==> flow/design.v <==
module mux32
  (
   input [4:0] sel_i,
   input [31:0] data_i,
   output data_o
   );
   genvar i;
   wire [1:0] data_mux16_w;
   wire       data_mux32_w;
   assign data_mux32_w = (sel_i[4]) ? data_mux16_w[1] : data_mux16_w[0];
   assign data_o = data_mux32_w;
generate
   for(i=0;i<2;i=i+1)
     begin : mux16
	mux16 mux16
	 (
	  .sel_i(sel_i[3:0]),
	  .data_i(data_i[(i*16+15)-:16]),
	  .data_o(data_mux16_w[i])
	  );
     end 
endgenerate  
endmodule
module mux16
  (
   input [3:0] 	sel_i,
   input [15:0] data_i,
   output 	data_o
   );
   genvar 	i;
   wire [3:0] 	data_mux4_w;
   wire [1:0] 	data_mux8_w;
   wire 	data_mux16_w;
   assign data_mux8_w[0] = (sel_i[2]) ? data_mux4_w[1] : data_mux4_w[0];
   assign data_mux8_w[1] = (sel_i[2]) ? data_mux4_w[3] : data_mux4_w[2];
   assign data_mux16_w = (sel_i[3]) ? data_mux8_w[1] : data_mux8_w[0];
generate
   for(i=0;i<4;i=i+1)
     begin : mux4
	mux4 mux4
	 (
	  .sel_i(sel_i[1:0]),
	  .data_i(data_i[(i*4+3)-:4]),
	  .data_o(data_mux4_w[i])
	  );
     end 
endgenerate
   assign data_o = data_mux16_w;
endmodule
module mux4
  (
   input [1:0] sel_i,
   input [3:0] data_i,
   output data_o
   );
   reg 	  data_v;
   always @(*)
     case(sel_i)
       2'b00 : data_v = data_i[0];
       2'b01 : data_v = data_i[1];
       2'b10 : data_v = data_i[2];
       2'b11 : data_v = data_i[3];
     endcase
   assign data_o = data_v;
endmodule
module registers_32x32
  (
   input       clk_i,
   input       reset_ni,
   input       write_enable_i,
   input [4:0] register_addr_a_i,
   input [4:0] register_addr_b_i,
   input [4:0] register_write_i,
   input [31:0] write_data_i,
   output [31:0] read_data_a_o,
   output [31:0] read_data_b_o
   );
   integer 	 i;
   wire [4:0] 	 enable_data_w;
   reg 		 enable_register_v [1:31];
   reg [31:0] 	 register [1:31];
   assign enable_data_w = register_write_i & {5{write_enable_i}};
   always @(*)
     begin
	for(i=1;i<32;i=i+1)
	  begin
	     enable_register_v[i] = 1'b0;
	  end
	for(i=1;i<32;i=i+1)
	  begin
	     if (enable_data_w == i) enable_register_v[i] = 1'b1;
	  end 
     end 
   always @(posedge clk_i or negedge reset_ni)
     begin
	if (!reset_ni)
	  for(i=1;i<32;i=i+1)
	    begin
	       register[i] <= 32'b0;
	    end
	else
	  for(i=1;i<32;i=i+1)
	    begin
	       if (enable_register_v[i])
		 begin
		    register[i] <= write_data_i;
		 end
	    end 
     end 
   wire [31:0] decoded_read_a_data_w;
   wire [31:0] decoded_read_b_data_w;
   genvar      j;
generate
   for(j=0;j<32;j=j+1)
     begin : multiplexer
	mux32 mux32_a
	 (
	  .sel_i(register_addr_a_i),
	  .data_i({register[31][j],
		   register[30][j],
		   register[29][j],
		   register[28][j],
		   register[27][j],
		   register[26][j],
		   register[25][j],
		   register[24][j],
		   register[23][j],
		   register[22][j],
		   register[21][j],
		   register[20][j],
		   register[19][j],
		   register[18][j],
		   register[17][j],
		   register[16][j],
		   register[15][j],
		   register[14][j],
		   register[13][j],
		   register[12][j],
		   register[11][j],
		   register[10][j],
		   register[9][j],
		   register[8][j],
		   register[7][j],
		   register[6][j],
		   register[5][j],
		   register[4][j],
		   register[3][j],
		   register[2][j],
		   register[1][j],
		   1'b0}),
	  .data_o(decoded_read_a_data_w[j])
	  );
	mux32 mux32_b
	 (
	  .sel_i(register_addr_b_i),
	  .data_i({register[31][j],
		   register[30][j],
		   register[29][j],
		   register[28][j],
		   register[27][j],
		   register[26][j],
		   register[25][j],
		   register[24][j],
		   register[23][j],
		   register[22][j],
		   register[21][j],
		   register[20][j],
		   register[19][j],
		   register[18][j],
		   register[17][j],
		   register[16][j],
		   register[15][j],
		   register[14][j],
		   register[13][j],
		   register[12][j],
		   register[11][j],
		   register[10][j],
		   register[9][j],
		   register[8][j],
		   register[7][j],
		   register[6][j],
		   register[5][j],
		   register[4][j],
		   register[3][j],
		   register[2][j],
		   register[1][j],
		   1'b0}),
	  .data_o(decoded_read_b_data_w[j])
	  );
     end 
endgenerate 
   assign read_data_a_o = decoded_read_a_data_w;
   assign read_data_b_o = decoded_read_b_data_w;
endmodule 
* Reports on registers_32x32
Tool output for the design above, in the order of the flow.
Lines are those of the file above, counted from 1.
Library cell names are shortened.
A cell with - has no value.
- Design top :: registers_32x32
- Clock input :: clk_i
- Cell library :: sky130hd
- Timing corner :: tt_025C_1v80

* After elaboration
Yosys after proc, flatten, opt, wreduce and memory -nomap, before mapping. Enables and synchronous resets that opt folds into registers are not counted as muxes. Print and check cells are not counted. Equal cells are merged and count once.
- $add $sub $neg :: 0
- Multipliers :: 0
- Divide/modulo/power cells :: 0
- Order comparisons :: 0
- Equal/unequal tests :: 37
- Shifts and indexed selects :: 0
- Muxes and demuxes :: 991
- Bitwise logic cells :: 1
- Reduce/logical cells :: 2
** Operator list (number)
- 1-bit case mux with 4-bit select :: 512
- 1-bit two-way mux :: 479
- 5-bit equality test with constant B :: 16
- 5-bit by 4-bit equality test with 1-bit output with constant B :: 8
- 5-bit by 3-bit equality test with 1-bit output with constant B :: 4
- 5-bit by 2-bit equality test with 1-bit output with constant B :: 2
- 2-bit equality test with constant B :: 4
- 5-bit by 1-bit equality test with 1-bit output with constant B :: 1
- 5-bit bitwise AND :: 1
- 2-bit by 1-bit equality test with 1-bit output with constant B :: 2
- 2-bit zero test :: 2
- Register bits after elaboration :: 992
- Bits in latches :: 0
- Memory bits (writable) :: 0
- Bits in read-only memories :: 0
- Word width x clocked read ports :: 0
- Memory cells :: 0
- Bits of input ports :: 50
- Output and inout bits :: 64
- Cells after elaboration :: 1062

* Longest topological paths
Longest topological path by Yosys (ltp), each cell counted once; first at word level (registers and memories cut), then after technology mapping (sequential cells cut; the memories' decode and read muxes count).
- Depth after elaboration :: 5
- ABC_AREA :: 0
- Gate-level depth with buffers :: 10
- Gate-level depth less buffers :: 4

* After synthesis
Source: synth_stat.txt of the flow (Yosys; design flattened, memories mapped). It holds for the ABC_AREA given above (unset counts as 0); a run with the other value may have another netlist.
- Cells in the netlist :: 4209
- Synthesis area :: 55932.4 µm²
- Area of sequential cells :: 24823.8 µm²
- Mapped flip-flops :: 992
- Buffer cells :: 518
** Cells by type
- dfrtp_1 :: number 992, area in all 2.48E+04 µm²
- mux2_2 :: number 1395, area in all 1.57E+04 µm²
- mux4_2 :: number 161, area in all 3.63E+03 µm²
- mux2i_1 :: number 158, area in all 1.58E+03 µm²
- buf_4 :: number 120, area in all 900.864 µm²
- o221ai_1 :: number 95, area in all 832.048 µm²
- clkbuf_1 :: number 216, area in all 810.778 µm²
- o22ai_1 :: number 127, area in all 794.512 µm²
- buf_2 :: number 155, area in all 775.744 µm²
- o211a_1 :: number 63, area in all 630.605 µm²
- a221oi_1 :: number 64, area in all 560.538 µm²
- mux2_1 :: number 47, area in all 529.258 µm²
- o211ai_1 :: number 65, area in all 487.968 µm²
- a211oi_1 :: number 62, area in all 465.446 µm²
- nand2b_1 :: number 66, area in all 412.896 µm²
- nor2b_1 :: number 65, area in all 406.64 µm²
- o21ai_0 :: number 65, area in all 325.312 µm²
- a221o_1 :: number 31, area in all 310.298 µm²
Other cell types: 41; their cells: 262.
By module: a second synthesis without flattening, with its own total; a netlist apart from the flattened one above.
- Cell total of the unflattened synthesis :: 2928
- Area (unflattened synthesis) :: 52469.1 µm²
Each row is one instance without its submodules.
** By module
- registers_32x32 :: times used 1, cells 2224, area 37094.3 µm², sequential area 24823.8 µm²
- mux4 :: times used 512, cells 1, area 22.5 µm², sequential area 0.0 µm²
- mux16 :: times used 128, cells 1, area 22.5 µm², sequential area 0.0 µm²
- mux32 :: times used 64, cells 1, area 15.0 µm², sequential area 0.0 µm²

* Path before layout
Path of least setup slack by OpenSTA after synthesis, without wires, with an ideal clock, recovery checks aside; 20% of the period is set as input and as output delay. Where synthesis merged equal registers, the netlist keeps one of their names.
- Path kind :: input -> output
- Start point :: input register_addr_a_i[0]
- End point :: output read_data_a_o[22]
- Period :: 6000 ps
- Input delay :: 1200 ps
- Output delay :: 1200 ps
- Launch time at the first pin :: 1200 ps
- Data arrival time :: 2707 ps
- Data required time :: 4800 ps
- Setup slack :: 2093 ps
- Path delay :: 1507 ps
- Stages :: 9
- Buffers on the path :: 5
- Synthesis period reached :: 3907 ps
"path delay" is the arrival time less input delay plus setup time.
At an output port there is no setup time.
"stages" counts driving pins, that of a launching flip-flop among them; a cell with two outputs on the path counts twice.
"synthesis period reached" = period - worst setup slack (recovery checks aside). The figure is calculated, with input and output delays left at 20% of the set period.
The rows between start and end are the longest chain of elaborated cells between them; the timing report does not say that the signal goes this way. Where chains are equally long, one stands for them.
Each line given opens the expression or statement behind the cell; cells for indexed reads and writes are added by Yosys, which also makes memories of some case tables.
- Path through :: buf_2 buf_6 buf_4 buf_2 mux2_2 o211ai_1 o21ai_0 o211a_1 buf_4
- Cells in the longest elaborated chain :: 5
- Elaborated cells on any way between the ends :: 19
- Source lines of those cells :: 5
- Those cells by class :: eq/ne (3); mux (15); reduce/logical (1)
** RTL lines, path post-synthesis
- from (decl) :: RTL line 71 : input [4:0] register_addr_a_i,
- 2-bit equality test :: RTL line 58 : case(sel_i)
- 1-bit case mux with 4-bit select :: RTL line 58
- 1-bit two-way mux :: RTL line 34 : assign data_mux8_w[0] = (sel_i[2]) ? data_mux4_w[1] : data_mux4_w[0];
- 1-bit two-way mux :: RTL line 36 : assign data_mux16_w = (sel_i[3]) ? data_mux8_w[1] : data_mux8_w[0];
- 1-bit two-way mux :: RTL line 10 : assign data_mux32_w = (sel_i[4]) ? data_mux16_w[1] : data_mux16_w[0];
- to (decl) :: RTL line 75 : output [31:0] read_data_a_o,
Some nets on the timed path still bear RTL names; the line given drives or declares the net.
** Nets with RTL names, path post-synthesis (RTL line)
- multiplexer[22].mux32_a.data_o :: 10

* Worst path after layout
Path of least setup slack in the final report of record 1 (OpenROAD, finished layout, wires in). Where an end is a register, its clock arrival counts in the times.
The report prints the path's times to 10 ps; the period is as set.
- Path kind :: input -> output
- Start point :: input register_addr_a_i[1]
- End point :: output read_data_a_o[26]
- Period :: 5850 ps
- Input delay :: 1170 ps
- Output delay :: 1170 ps
- Launch time at the first pin :: 1170 ps
- Data arrival time :: 3730 ps
- Data required time :: 4680 ps
- Setup slack :: 950 ps
- Stages :: 9
- Buffers on the path :: 5
The rows between start and end are the longest chain of elaborated cells between them; the timing report does not say that the signal goes this way. Where chains are equally long, one stands for them.
- Path through :: clkdlybuf4s15_2 buf_6 and2b_4 buf_6 a221oi_1 nor4_1 o211a_1 buf_4 clkdlybuf4s50_1
- Cells in the longest elaborated chain :: 5
- Elaborated cells on any way between the ends :: 19
- Source lines of those cells :: 5
- Those cells by class :: eq/ne (3); mux (15); reduce/logical (1)
** RTL lines, path after layout
- from (decl) :: RTL line 71 : input [4:0] register_addr_a_i,
- 2-bit equality test :: RTL line 58 : case(sel_i)
- 1-bit case mux with 4-bit select :: RTL line 58
- 1-bit two-way mux :: RTL line 34 : assign data_mux8_w[0] = (sel_i[2]) ? data_mux4_w[1] : data_mux4_w[0];
- 1-bit two-way mux :: RTL line 36 : assign data_mux16_w = (sel_i[3]) ? data_mux8_w[1] : data_mux8_w[0];
- 1-bit two-way mux :: RTL line 10 : assign data_mux32_w = (sel_i[4]) ? data_mux16_w[1] : data_mux16_w[0];
- to (decl) :: RTL line 75 : output [31:0] read_data_a_o,
Some nets on the timed path still bear RTL names; the line given drives or declares the net.
** Nets with RTL names, path after layout (RTL line)
- multiplexer[26].mux32_a.data_o :: 10

Subject: registers_32x32 on sky130hd, stored results

Hello all,

Record of 2 stored runs of the RTL-to-layout flow on registers_32x32, platform sky130hd. The runs are unordered. Constraints: input delay and output delay 20% of the set period each, output load 0.01 pF.
"period achieved" = clock period - worst setup slack. The figure is calculated, with input and output delays left at 20% of the set period.
"worst setup path time" is the time allowed to the run's worst setup path (the clock period less input and output delay, where it has them) less its slack. Clock arrival times count: a late capture clock shortens it, a late launch clock lengthens it.
"total power of the final layout": no workload was simulated; the value follows from the tool's default switching activity.
"worst setup path time" is known to 10 ps.

* Record 1
** Files
==> flow/run.sh <==
#!/bin/bash
# the make line also repeats the synthesis and layout settings of config.mk as NAME=value (left out here)
make -C /OpenROAD-flow-scripts/flow DESIGN_CONFIG=/design/flow/config.mk WORK_HOME=/design/flow/orfs CLKGATE_MAP_FILE= finish
==> flow/config.mk <==
export PLATFORM = sky130hd
export DESIGN_NAME = registers_32x32
export DESIGN_NICKNAME = registers_32x32
export VERILOG_FILES = /design/flow/design.v
export SDC_FILE = /design/flow/constraint.sdc
export NUM_CORES = 4
export LEC_CHECK = 0
export ABC_AREA = 0
export CAP_MARGIN = 20
export CORE_MARGIN = 9
export CORE_UTILIZATION = 72
export CTS_CLUSTER_DIAMETER = 327
export CTS_CLUSTER_SIZE = 87
export GPL_TIMING_DRIVEN = 0
export HOLD_SLACK_MARGIN = -0.07
export MAX_ROUTING_LAYER = met4
export MIN_ROUTING_LAYER = met1
export PLACE_DENSITY_LB_ADDON = 0.28
export SETUP_SLACK_MARGIN = 1.27
export SLEW_MARGIN = 40
export TNS_END_PERCENT = 10
==> flow/constraint.sdc <==
create_clock -name core_clock -period 5.85 [get_ports {clk_i}]
set_input_delay 1.1700 -clock core_clock [delete_from_list [all_inputs] [get_ports {clk_i}]]
set_output_delay 1.1700 -clock core_clock [all_outputs]
set_load 0.01 [all_outputs]
** Results
- Final utilization :: 81.1 %
- Total power of the final layout :: 16,127 µW
- Total negative slack :: 0 ps
- Setup slack of the critical path :: 952 ps
- Area of the synthesized netlist :: 55,932.4 µm²
- Die outline area :: 88,042.8 µm²
- Worst setup path time :: 2,560 ps
- Critical path type :: input -> output
- Period achieved :: 4,898 ps

* Record 2
** Files
==> flow/run.sh <==
#!/bin/bash
# the make line also repeats the synthesis and layout settings of config.mk as NAME=value (left out here)
make -C /OpenROAD-flow-scripts/flow DESIGN_CONFIG=/design/flow/config.mk WORK_HOME=/design/flow/orfs CLKGATE_MAP_FILE= finish
==> flow/config.mk <==
export PLATFORM = sky130hd
export DESIGN_NAME = registers_32x32
export DESIGN_NICKNAME = registers_32x32
export VERILOG_FILES = /design/flow/design.v
export SDC_FILE = /design/flow/constraint.sdc
export NUM_CORES = 4
export LEC_CHECK = 0
export ABC_AREA = 1
export CAP_MARGIN = 20
export CORE_MARGIN = 9
export CORE_UTILIZATION = 58
export CTS_CLUSTER_DIAMETER = 327
export CTS_CLUSTER_SIZE = 87
export GPL_TIMING_DRIVEN = 0
export HOLD_SLACK_MARGIN = -0.07
export MAX_ROUTING_LAYER = met4
export MIN_ROUTING_LAYER = met1
export PLACE_DENSITY_LB_ADDON = 0.28
export SETUP_SLACK_MARGIN = 1.27
export SLEW_MARGIN = 0
export TNS_END_PERCENT = 10
==> flow/constraint.sdc <==
create_clock -name core_clock -period 5.85 [get_ports {clk_i}]
set_input_delay 1.1700 -clock core_clock [delete_from_list [all_inputs] [get_ports {clk_i}]]
set_output_delay 1.1700 -clock core_clock [all_outputs]
set_load 0.01 [all_outputs]
** Results
Not finished: routing ended with error GRT-0116.

Thanks
